==> flow/design.v <==
module subtractor_16bits(
    input [15:0] a,
    input [15:0] b,
    input bin,
    output [15:0] diff,
    output bout
);
    assign {bout, diff} = a - b - bin;
endmodule
module adder_16bits(
    input [15:0] a,
    input [15:0] b,
    input cin,
    output [15:0] sum,
    output cout
);
    assign {cout, sum} = a + b + cin;
endmodule
module multiplier_16bits(
    input [15:0] a,
    input [15:0] b,
    output [31:0] product
);
    assign product = a * b;
endmodule
module divider_16bits(
    input [15:0] dividend,
    input [15:0] divisor,
    output [15:0] quotient,
    output [15:0] remainder
);
    assign quotient = dividend / divisor;
    assign remainder = dividend % divisor;
endmodule
module dff_16bit (
    input      [15:0] d,
    input             clk,
    input             rstn,
    input             en,
    output reg [15:0] q
);
    always @(posedge clk) begin
        if (!rstn)
            q <= 16'b0;
        else if (en)
            q <= d;
    end
endmodule
module unified_computing_system (
    input      [15:0] d_a,           
    input      [15:0] d_b,           
    input      [1:0]  op_code,       
    input             clk,
    input             rstn,
    input             en_a,           
    input             en_b,           
    input             en_result,      
    input             cin,            
    input             bin,            
    output reg [31:0] result,         
    output reg [15:0] remainder,      
    output reg        cout,           
    output reg        bout,           
    output reg        overflow_flag,  
    output reg        error_flag      
);
    wire [15:0] q_a;            
    wire [15:0] q_b;            
    wire [15:0] sum_result;
    wire        sum_cout;
    wire [15:0] diff_result;
    wire        diff_bout;
    wire [31:0] product_result;
    wire [15:0] quotient_result;
    wire [15:0] remainder_result;
    reg [31:0] temp_result;
    reg [15:0] temp_remainder;
    reg        temp_cout;
    reg        temp_bout;
    reg        temp_overflow;
    reg        temp_error;
    dff_16bit register_a_inst (
        .d   (d_a),
        .clk (clk),
        .rstn(rstn),
        .en  (en_a),
        .q   (q_a)
    );
    dff_16bit register_b_inst (
        .d   (d_b),
        .clk (clk),
        .rstn(rstn),
        .en  (en_b),
        .q   (q_b)
    );
    adder_16bits adder_inst (
        .a   (q_a),
        .b   (q_b),
        .cin (cin),
        .sum (sum_result),
        .cout(sum_cout)
    );
    subtractor_16bits subtractor_inst (
        .a    (q_a),
        .b    (q_b),
        .bin  (bin),
        .diff (diff_result),
        .bout (diff_bout)
    );
    multiplier_16bits multiplier_inst (
        .a      (q_a),
        .b      (q_b),
        .product(product_result)
    );
    divider_16bits divider_inst (
        .dividend (q_a),
        .divisor  (q_b),
        .quotient (quotient_result),
        .remainder(remainder_result)
    );
    always @(*) begin
        temp_result = 32'b0;
        temp_remainder = 16'b0;
        temp_cout = 1'b0;
        temp_bout = 1'b0;
        temp_overflow = 1'b0;
        temp_error = 1'b0;
        case(op_code)
            2'b00: begin  
                temp_result = {16'b0, sum_result};
                temp_cout = sum_cout;
                if ((q_a[15] == q_b[15]) && (sum_result[15] != q_a[15])) begin
                    temp_overflow = 1'b1;
                end
            end
            2'b01: begin  
                temp_result = {16'b0, diff_result};
                temp_bout = diff_bout;
                if ((q_a[15] != q_b[15]) && (diff_result[15] != q_a[15])) begin
                    temp_overflow = 1'b1;
                end
            end
            2'b10: begin  
                temp_result = product_result;
                if (product_result[31:16] != 16'b0 && 
                    product_result[31:16] != 16'hFFFF) begin
                    temp_overflow = 1'b1;
                end
            end
            2'b11: begin  
                if (q_b == 16'b0) begin  
                    temp_result = 32'b0;
                    temp_error = 1'b1;
                end else begin
                    temp_result = {16'b0, quotient_result};  
                    temp_remainder = remainder_result;
                end
            end
            default: begin
            end
        endcase
    end
    always @(posedge clk) begin
        if (!rstn) begin
            result <= 32'b0;
            remainder <= 16'b0;
            cout <= 1'b0;
            bout <= 1'b0;
            overflow_flag <= 1'b0;
            error_flag <= 1'b0;
        end
        else if (en_result) begin
            result <= temp_result;
            remainder <= temp_remainder;
            cout <= temp_cout;
            bout <= temp_bout;
            overflow_flag <= temp_overflow;
            error_flag <= temp_error;
        end
    end
endmodule
# Reports on unified_computing_system
# Module unified_computing_system before and after one edit of its RTL, step after step.
# Lines under "before" count in the file above, lines under "after" in the edited file.
# "diff": "after" minus "before" as printed here. "rel_change_pct": 100 x difference / "before".
# Library cell names are shortened.
# Not given: n/a
dict set report design {
  top_module {unified_computing_system}
  clk_port {clk}
  library {sky130hd}
  pvt_corner {tt_025C_1v80}
}

# Diff
# Unified diff, file above to edited file.
# This change comes from a script, not from a designer. The edited design behaves differently; no optimisation was intended.
# begin of diff
@@ -22,5 +22,5 @@
     output [31:0] product
 );
-    assign product = a * b;
+    assign product = a & b;
 endmodule
 module divider_16bits(
# end of diff

# Elaborated design
# Yosys after proc, flatten, opt, wreduce and memory -nomap, before mapping. Memory bits, and registers merged into a memory's read port (data or address), are not among the register bits. Print and check cells are not counted. Equal cells are merged and count once.
# item before after diff rel_change_pct
set op_classes {}
lappend op_classes {add_sub_neg 4 4 0 0.00}
lappend op_classes {multipliers 1 0 -1 -100.00}
lappend op_classes {reduce_logical 9 9 0 0.00}
lappend op_classes {div 2 2 0 0.00}
lappend op_classes {n_eq 8 8 0 0.00}
lappend op_classes {logic 0 1 1 n/a}
lappend op_classes {muxes 12 12 0 0.00}
# operator before after diff rel_change_pct
set op_table {}
lappend op_table {{16-bit by 16-bit multiplier with 32-bit output} 1 0 -1 -100.00}
lappend op_table {{16-bit inequality test with constant B} 1 0 -1 -100.00}
lappend op_table {{16-bit nonzero test} 1 0 -1 -100.00}
lappend op_table {{16-bit AND} 0 1 1 n/a}
lappend op_table {{16-bit inequality test with constant A and B} 0 1 1 n/a}
lappend op_table {{16-bit nonzero test with constant A} 0 1 1 n/a}
# Operator kinds equal on both sides are left out: 20.
# item before after diff rel_change_pct
set bits {}
lappend bits {wordCells 44 44 0 0.00}
lappend bits {inputBits 41 41 0 0.00}
lappend bits {reg_bits 84 84 0 0.00}
lappend bits {output_inout_bits 52 52 0 0.00}

# Depth
# Yosys ltp: most cells in a row. Word level: on the elaborated netlist, between registers, memories and ports. Mapped: between sequential cells and ports; inverters and the memories' decode and read muxes count.
# item before after diff rel_change_pct
set depth {}
lappend depth {ltp_word 6 6 0 0.00}
lappend depth {ABC_AREA 0 0 n/a n/a}
lappend depth {ltp_mapped 142 142 0 0.00}
lappend depth {depth_no_buf 131 129 -2 -1.53}

# Mapped cells and area
# Source: synth_stat.txt of the flow (Yosys; design flattened, memories mapped). It holds for the ABC_AREA given above (unset counts as 0); a run with the other value may have another netlist.
# cell_type before after diff rel_change_pct
set types {}
lappend types {inv_1 321 115 -206 -64.17}
lappend types {fa_1 199 5 -194 -97.49}
lappend types {nand2_1 288 149 -139 -48.26}
lappend types {ha_1 290 183 -107 -36.90}
lappend types {nor2_1 226 169 -57 -25.22}
lappend types {nor2b_1 70 14 -56 -80.00}
lappend types {clkbuf_1 92 44 -48 -52.17}
lappend types {o21a_1 67 41 -26 -38.81}
lappend types {o21ai_0 102 81 -21 -20.59}
lappend types {nor3_1 71 52 -19 -26.76}
lappend types {xnor2_1 75 58 -17 -22.67}
lappend types {dfxtp_1 84 68 -16 -19.05}
lappend types {buf_4 0 16 16 n/a}
lappend types {nand4_1 9 22 13 144.44}
lappend types {a21boi_0 18 6 -12 -66.67}
lappend types {o211ai_1 21 30 9 42.86}
lappend types {o22ai_1 12 3 -9 -75.00}
lappend types {mux2i_1 43 51 8 18.60}
# Cell types equal on both sides are left out: 9.
# The list need not be complete.
# item before after diff rel_change_pct
set synth_totals {}
lappend synth_totals {sequential_area_um2 1681.6 1361.3 -320.3 -19.05}
lappend synth_totals {flip_flops 84 68 -16 -19.05}
lappend synth_totals {mapped_area_um2 20298.2 12223.0 -8075.2 -39.78}
lappend synth_totals {cell_count 2569 1662 -907 -35.31}
lappend synth_totals {n_buf 98 73 -25 -25.51}
# The figures by module come from a second, unflattened synthesis with its own total; it is not the netlist above.
# item before after diff rel_change_pct
set hier_totals {}
lappend hier_totals {cells_unflattened 2751 1781 -970 -35.26}
lappend hier_totals {hier_area_um2 22250.1 13760.7 -8489.4 -38.15}
# Rows give one instance, submodules left out.
# mod mod_seq_area_um2 mod_area_um2 cells instances
set modules_before {}
lappend modules_before {multiplier_16bits 0.0 8584.5 999 1}
lappend modules_before {divider_16bits 0.0 7838.8 1120 1}
lappend modules_before {unified_computing_system 1041.0 2623.8 262 1}
lappend modules_before {dff_16bit 320.3 615.6 51 2}
lappend modules_before {subtractor_16bits 0.0 1224.9 174 1}
lappend modules_before {adder_16bits 0.0 747.0 94 1}
# mod mod_seq_area_um2 mod_area_um2 cells instances
set modules_after {}
lappend modules_after {divider_16bits 0.0 7709.9 1116 1}
lappend modules_after {unified_computing_system 1041.0 2623.8 262 1}
lappend modules_after {dff_16bit 320.3 615.6 51 2}
lappend modules_after {subtractor_16bits 0.0 1224.9 174 1}
lappend modules_after {adder_16bits 0.0 747.0 94 1}
lappend modules_after {multiplier_16bits 0.0 224.0 33 1}

# Path before layout
# Path of least setup slack by OpenSTA after synthesis, without wires, with an ideal clock, recovery checks aside; 20% of the period is set as input and as output delay. Where synthesis merged equal registers, the netlist keeps one of their names.
# item before after diff rel_change_pct
set synth_path {}
lappend synth_path {path_kind reg-to-reg reg-to-reg n/a n/a}
lappend synth_path {start {reg register_b_inst.q[13]} {reg register_b_inst.q[15]} n/a n/a}
lappend synth_path {end {reg remainder[12]} {reg remainder[8]} n/a n/a}
lappend synth_path {launch_ns 0.000 0.000 0.000 n/a}
lappend synth_path {path_buffers 10 14 4 40.00}
lappend synth_path {setup_ns 0.122 0.114 -0.008 n/a}
lappend synth_path {t_required_ns 25.878 25.886 0.008 0.03}
lappend synth_path {delay_ns 28.183 26.411 -1.772 -6.29}
lappend synth_path {arrival_ns 28.061 26.297 -1.764 -6.29}
lappend synth_path {slack_ns -2.183 -0.411 1.772 n/a}
lappend synth_path {clock_period_ns 26.0 26.0 0.0 0.00}
lappend synth_path {stages 133 127 -6 -4.51}
lappend synth_path {period_less_setup_slack_ns 28.183 26.411 -1.772 -6.29}
# "delay_ns" = arrival - input delay + setup time.
# "stages" counts driving pins, that of a launching flip-flop among them; a cell with two outputs on the path counts twice.
# "period_less_setup_slack_ns" = period - worst setup slack (recovery checks aside). The figure is calculated, with input and output delays left at 20% of the set period.
# The rows between start and end are the longest chain of elaborated cells between them; the timing report does not say that the signal goes this way. Where chains are equally long, one stands for them.
# A line is the first line of the expression or statement that the cell stems from. Yosys adds cells for indexed reads and writes and turns some case tables into memories.
dict set report synth_between_before {
  cell_sequence {dfxtp_1 -> buf_6 -> or3_1 -> nor2_1 -> and2_1 -> and3_1 -> a21oi_1 -> a21oi_1 -> ha_1 -> o21a_1 -> o21ai_0 -> or3_1 -> mux2_2 -> inv_1 -> ha_1 -> o21a_1 -> o21a_1 -> o211ai_1 -> [... 97 more ...] -> a31oi_1 -> nor2b_1 -> o21ai_0 -> clkbuf_1 -> o21ai_0 -> fa_1 -> a21o_1 -> a21oi_1 -> o21bai_1 -> a211oi_1 -> o21bai_1 -> a21o_1 -> a21o_1 -> nor4_1 -> o41a_1 -> buf_1 -> nor3_1 -> a221o_1}
  elab_chain_len 3
  cells_between 4
  cone_lines 3
  classes_between {1 x div; 2 x mux; 1 x reduce/logical}
}
# item line
set synth_rtl_before {}
lappend synth_rtl_before {{start, declared} 40} ;# output reg [15:0] q
lappend synth_rtl_before {{start, assigned} 44} ;# q <= 16'b0;
lappend synth_rtl_before {{start, assigned} 46} ;# q <= d;
lappend synth_rtl_before {{16-bit by 16-bit remainder unit with 16-bit output} 33} ;# assign remainder = dividend % divisor;
lappend synth_rtl_before {{16-bit 2-to-1 mux} 151} ;# if (q_b == 16'b0) begin
lappend synth_rtl_before {{16-bit case mux with 2-bit select} 128} ;# case(op_code)
lappend synth_rtl_before {{end, assigned} 166} ;# remainder <= 16'b0;
lappend synth_rtl_before {{end, assigned} 174} ;# remainder <= temp_remainder;
lappend synth_rtl_before {{end, declared} 61} ;# output reg [15:0] remainder,
dict set report synth_between_after {
  cell_sequence {dfxtp_1 -> clkbuf_1 -> or4_1 -> buf_6 -> nor4_4 -> and3_1 -> nor2_1 -> ha_1 -> o21a_1 -> o21ai_0 -> or4_1 -> o31ai_1 -> ha_1 -> a21oi_1 -> and2_1 -> o21ai_0 -> and2_1 -> ha_1 -> [... 91 more ...] -> a21oi_1 -> a221o_1 -> a21oi_1 -> clkbuf_1 -> clkbuf_1 -> nor2_1 -> a21o_1 -> ha_1 -> nor2_1 -> nor2b_1 -> a2111oi_0 -> o31ai_1 -> nor4_1 -> a21oi_1 -> clkbuf_1 -> clkbuf_1 -> a32o_1 -> a21o_1}
  elab_chain_len 3
  cells_between 4
  cone_lines 3
  classes_between {1 x div; 2 x mux; 1 x reduce/logical}
}
# item line
set synth_rtl_after {}
lappend synth_rtl_after {{start, declared} 40} ;# output reg [15:0] q
lappend synth_rtl_after {{start, assigned} 44} ;# q <= 16'b0;
lappend synth_rtl_after {{start, assigned} 46} ;# q <= d;
lappend synth_rtl_after {{16-bit by 16-bit remainder unit with 16-bit output} 33} ;# assign remainder = dividend % divisor;
lappend synth_rtl_after {{16-bit 2-to-1 mux} 151} ;# if (q_b == 16'b0) begin
lappend synth_rtl_after {{16-bit case mux with 2-bit select} 128} ;# case(op_code)
lappend synth_rtl_after {{end, assigned} 166} ;# remainder <= 16'b0;
lappend synth_rtl_after {{end, assigned} 174} ;# remainder <= temp_remainder;
lappend synth_rtl_after {{end, declared} 61} ;# output reg [15:0] remainder,

# Path in the finished layout
# From the final timing report of the runs of pair 1: the path of least setup slack in the routed layout; clock arrival at registers is part of the times.
# item before after diff rel_change_pct
set layout_path {}
lappend layout_path {path_kind reg-to-reg reg-to-reg n/a n/a}
lappend layout_path {start {reg register_b_inst.q[14]} {reg register_b_inst.q[8]} n/a n/a}
lappend layout_path {end {reg remainder[6]} {reg remainder[6]} n/a n/a}
lappend layout_path {stages 128 118 -10 -7.81}
lappend layout_path {launch_ns 0.40 0.35 -0.05 -12.50}
lappend layout_path {arrival_ns 25.82 25.78 -0.04 -0.15}
lappend layout_path {setup_ns 0.10 0.05 -0.05 n/a}
lappend layout_path {slack_ns 0.49 0.51 0.02 n/a}
lappend layout_path {path_buffers 6 7 1 16.67}
lappend layout_path {clock_period_ns 26.0 26.0 0.0 0.00}
lappend layout_path {t_required_ns 26.31 26.29 -0.02 -0.08}
# The rows between start and end are the longest chain of elaborated cells between them; the timing report does not say that the signal goes this way. Where chains are equally long, one stands for them.
dict set report layout_between_before {
  cell_sequence {dfxtp_2 -> or3_4 -> nor2_4 -> and2_4 -> and3_4 -> a21oi_2 -> ha_1 -> o21a_1 -> o21ai_2 -> or3_4 -> mux2_4 -> inv_4 -> ha_4 -> o21a_1 -> o21a_1 -> o211ai_1 -> mux2_4 -> inv_2 -> [... 92 more ...] -> nor2b_4 -> o21ai_4 -> buf_12 -> nor3_1 -> a21o_1 -> ha_4 -> a21oi_4 -> nand2b_1 -> a211oi_2 -> o21bai_2 -> a21o_1 -> a21o_1 -> nor4_2 -> o41a_1 -> buf_6 -> nor2_4 -> a32o_1 -> a21o_1}
  elab_chain_len 3
  cells_between 4
  cone_lines 3
  classes_between {1 x div; 2 x mux; 1 x reduce/logical}
}
# item line
set layout_rtl_before {}
lappend layout_rtl_before {{start, declared} 40} ;# output reg [15:0] q
lappend layout_rtl_before {{start, assigned} 44} ;# q <= 16'b0;
lappend layout_rtl_before {{start, assigned} 46} ;# q <= d;
lappend layout_rtl_before {{16-bit by 16-bit remainder unit with 16-bit output} 33} ;# assign remainder = dividend % divisor;
lappend layout_rtl_before {{16-bit 2-to-1 mux} 151} ;# if (q_b == 16'b0) begin
lappend layout_rtl_before {{16-bit case mux with 2-bit select} 128} ;# case(op_code)
lappend layout_rtl_before {{end, assigned} 166} ;# remainder <= 16'b0;
lappend layout_rtl_before {{end, assigned} 174} ;# remainder <= temp_remainder;
lappend layout_rtl_before {{end, declared} 61} ;# output reg [15:0] remainder,
dict set report layout_between_after {
  cell_sequence {dfxtp_1 -> or4_4 -> nor4_4 -> and3_1 -> nor2_1 -> ha_1 -> o21a_1 -> o21ai_1 -> or4_4 -> o31ai_1 -> ha_1 -> a21oi_2 -> nand2_2 -> mux2i_2 -> a2bb2oi_2 -> ha_2 -> or3_1 -> o22ai_2 -> [... 82 more ...] -> ha_1 -> nand4_1 -> nor4_2 -> a221oi_2 -> o22ai_2 -> a21o_2 -> mux2_2 -> ha_1 -> nand2_1 -> o211ai_1 -> a2111oi_2 -> o31ai_2 -> nor4_2 -> a21oi_2 -> or2_2 -> nor2_2 -> a22oi_1 -> nand2_1}
  elab_chain_len 3
  cells_between 4
  cone_lines 3
  classes_between {1 x div; 2 x mux; 1 x reduce/logical}
}
# item line
set layout_rtl_after {}
lappend layout_rtl_after {{start, declared} 40} ;# output reg [15:0] q
lappend layout_rtl_after {{start, assigned} 44} ;# q <= 16'b0;
lappend layout_rtl_after {{start, assigned} 46} ;# q <= d;
lappend layout_rtl_after {{16-bit by 16-bit remainder unit with 16-bit output} 33} ;# assign remainder = dividend % divisor;
lappend layout_rtl_after {{16-bit 2-to-1 mux} 151} ;# if (q_b == 16'b0) begin
lappend layout_rtl_after {{16-bit case mux with 2-bit select} 128} ;# case(op_code)
lappend layout_rtl_after {{end, assigned} 166} ;# remainder <= 16'b0;
lappend layout_rtl_after {{end, assigned} 174} ;# remainder <= temp_remainder;
lappend layout_rtl_after {{end, declared} 61} ;# output reg [15:0] remainder,

# Measured runs
# Runs of the flow (Yosys, OpenROAD) on both versions; the two runs of a pair have the same settings. The constraints put input and output delay at 20% of the set period each and load the outputs with 0.01 pF.
dict set report settings_pair_1 {
  period_ns 26.0
  CAP_MARGIN 20
  CORE_MARGIN 2
  CORE_UTILIZATION 40
  SLEW_MARGIN 20
}
# item before after diff rel_change_pct
set results_pair_1 {}
lappend results_pair_1 {finish.utilization_pct 50.4 53.7 3.3 n/a}
lappend results_pair_1 {period_less_ws_ns 25.510 25.487 -0.023 -0.09}
lappend results_pair_1 {stdcell_area_um2 25298.0 16286.9 -9011.1 -35.62}
lappend results_pair_1 {ws_hold_ns 0.455 0.446 -0.009 n/a}
lappend results_pair_1 {design_die_area_um2 52562.4 31971.2 -20591.2 -39.17}
lappend results_pair_1 {synthesis_area_um2 20298.2 12223.0 -8075.2 -39.78}
lappend results_pair_1 {fin_tns_ns 0.000 0.000 0.000 n/a}
lappend results_pair_1 {worst_setup_slack_ns 0.490 0.513 0.023 n/a}
dict set report settings_pair_2 {
  CELL_PAD_IN_SITES_GLOBAL_PLACEMENT 2
  CORE_UTILIZATION 25
  GPL_ROUTABILITY_DRIVEN 0
  PLACE_DENSITY 0.81
  period_ns 45.5
  CAP_MARGIN 20
  CORE_MARGIN 2
  SLEW_MARGIN 20
}
# item before after diff rel_change_pct
set results_pair_2 {}
lappend results_pair_2 {finish.utilization_pct 28.5 28.5 0.0 n/a}
lappend results_pair_2 {period_less_ws_ns 32.796 32.563 -0.233 -0.71}
lappend results_pair_2 {stdcell_area_um2 22915.7 13884.6 -9031.1 -39.41}
lappend results_pair_2 {ws_hold_ns 0.473 0.466 -0.007 n/a}
lappend results_pair_2 {design_die_area_um2 83489.2 50676.8 -32812.4 -39.30}
lappend results_pair_2 {synthesis_area_um2 20298.2 12223.0 -8075.2 -39.78}
lappend results_pair_2 {fin_tns_ns 0.000 0.000 0.000 n/a}
lappend results_pair_2 {worst_setup_slack_ns 12.704 12.937 0.233 n/a}
# "period_less_ws_ns" is the run's clock period less its worst setup slack. It is reckoned from that one timing run; input and output delays stay at 20% of the period that was set.
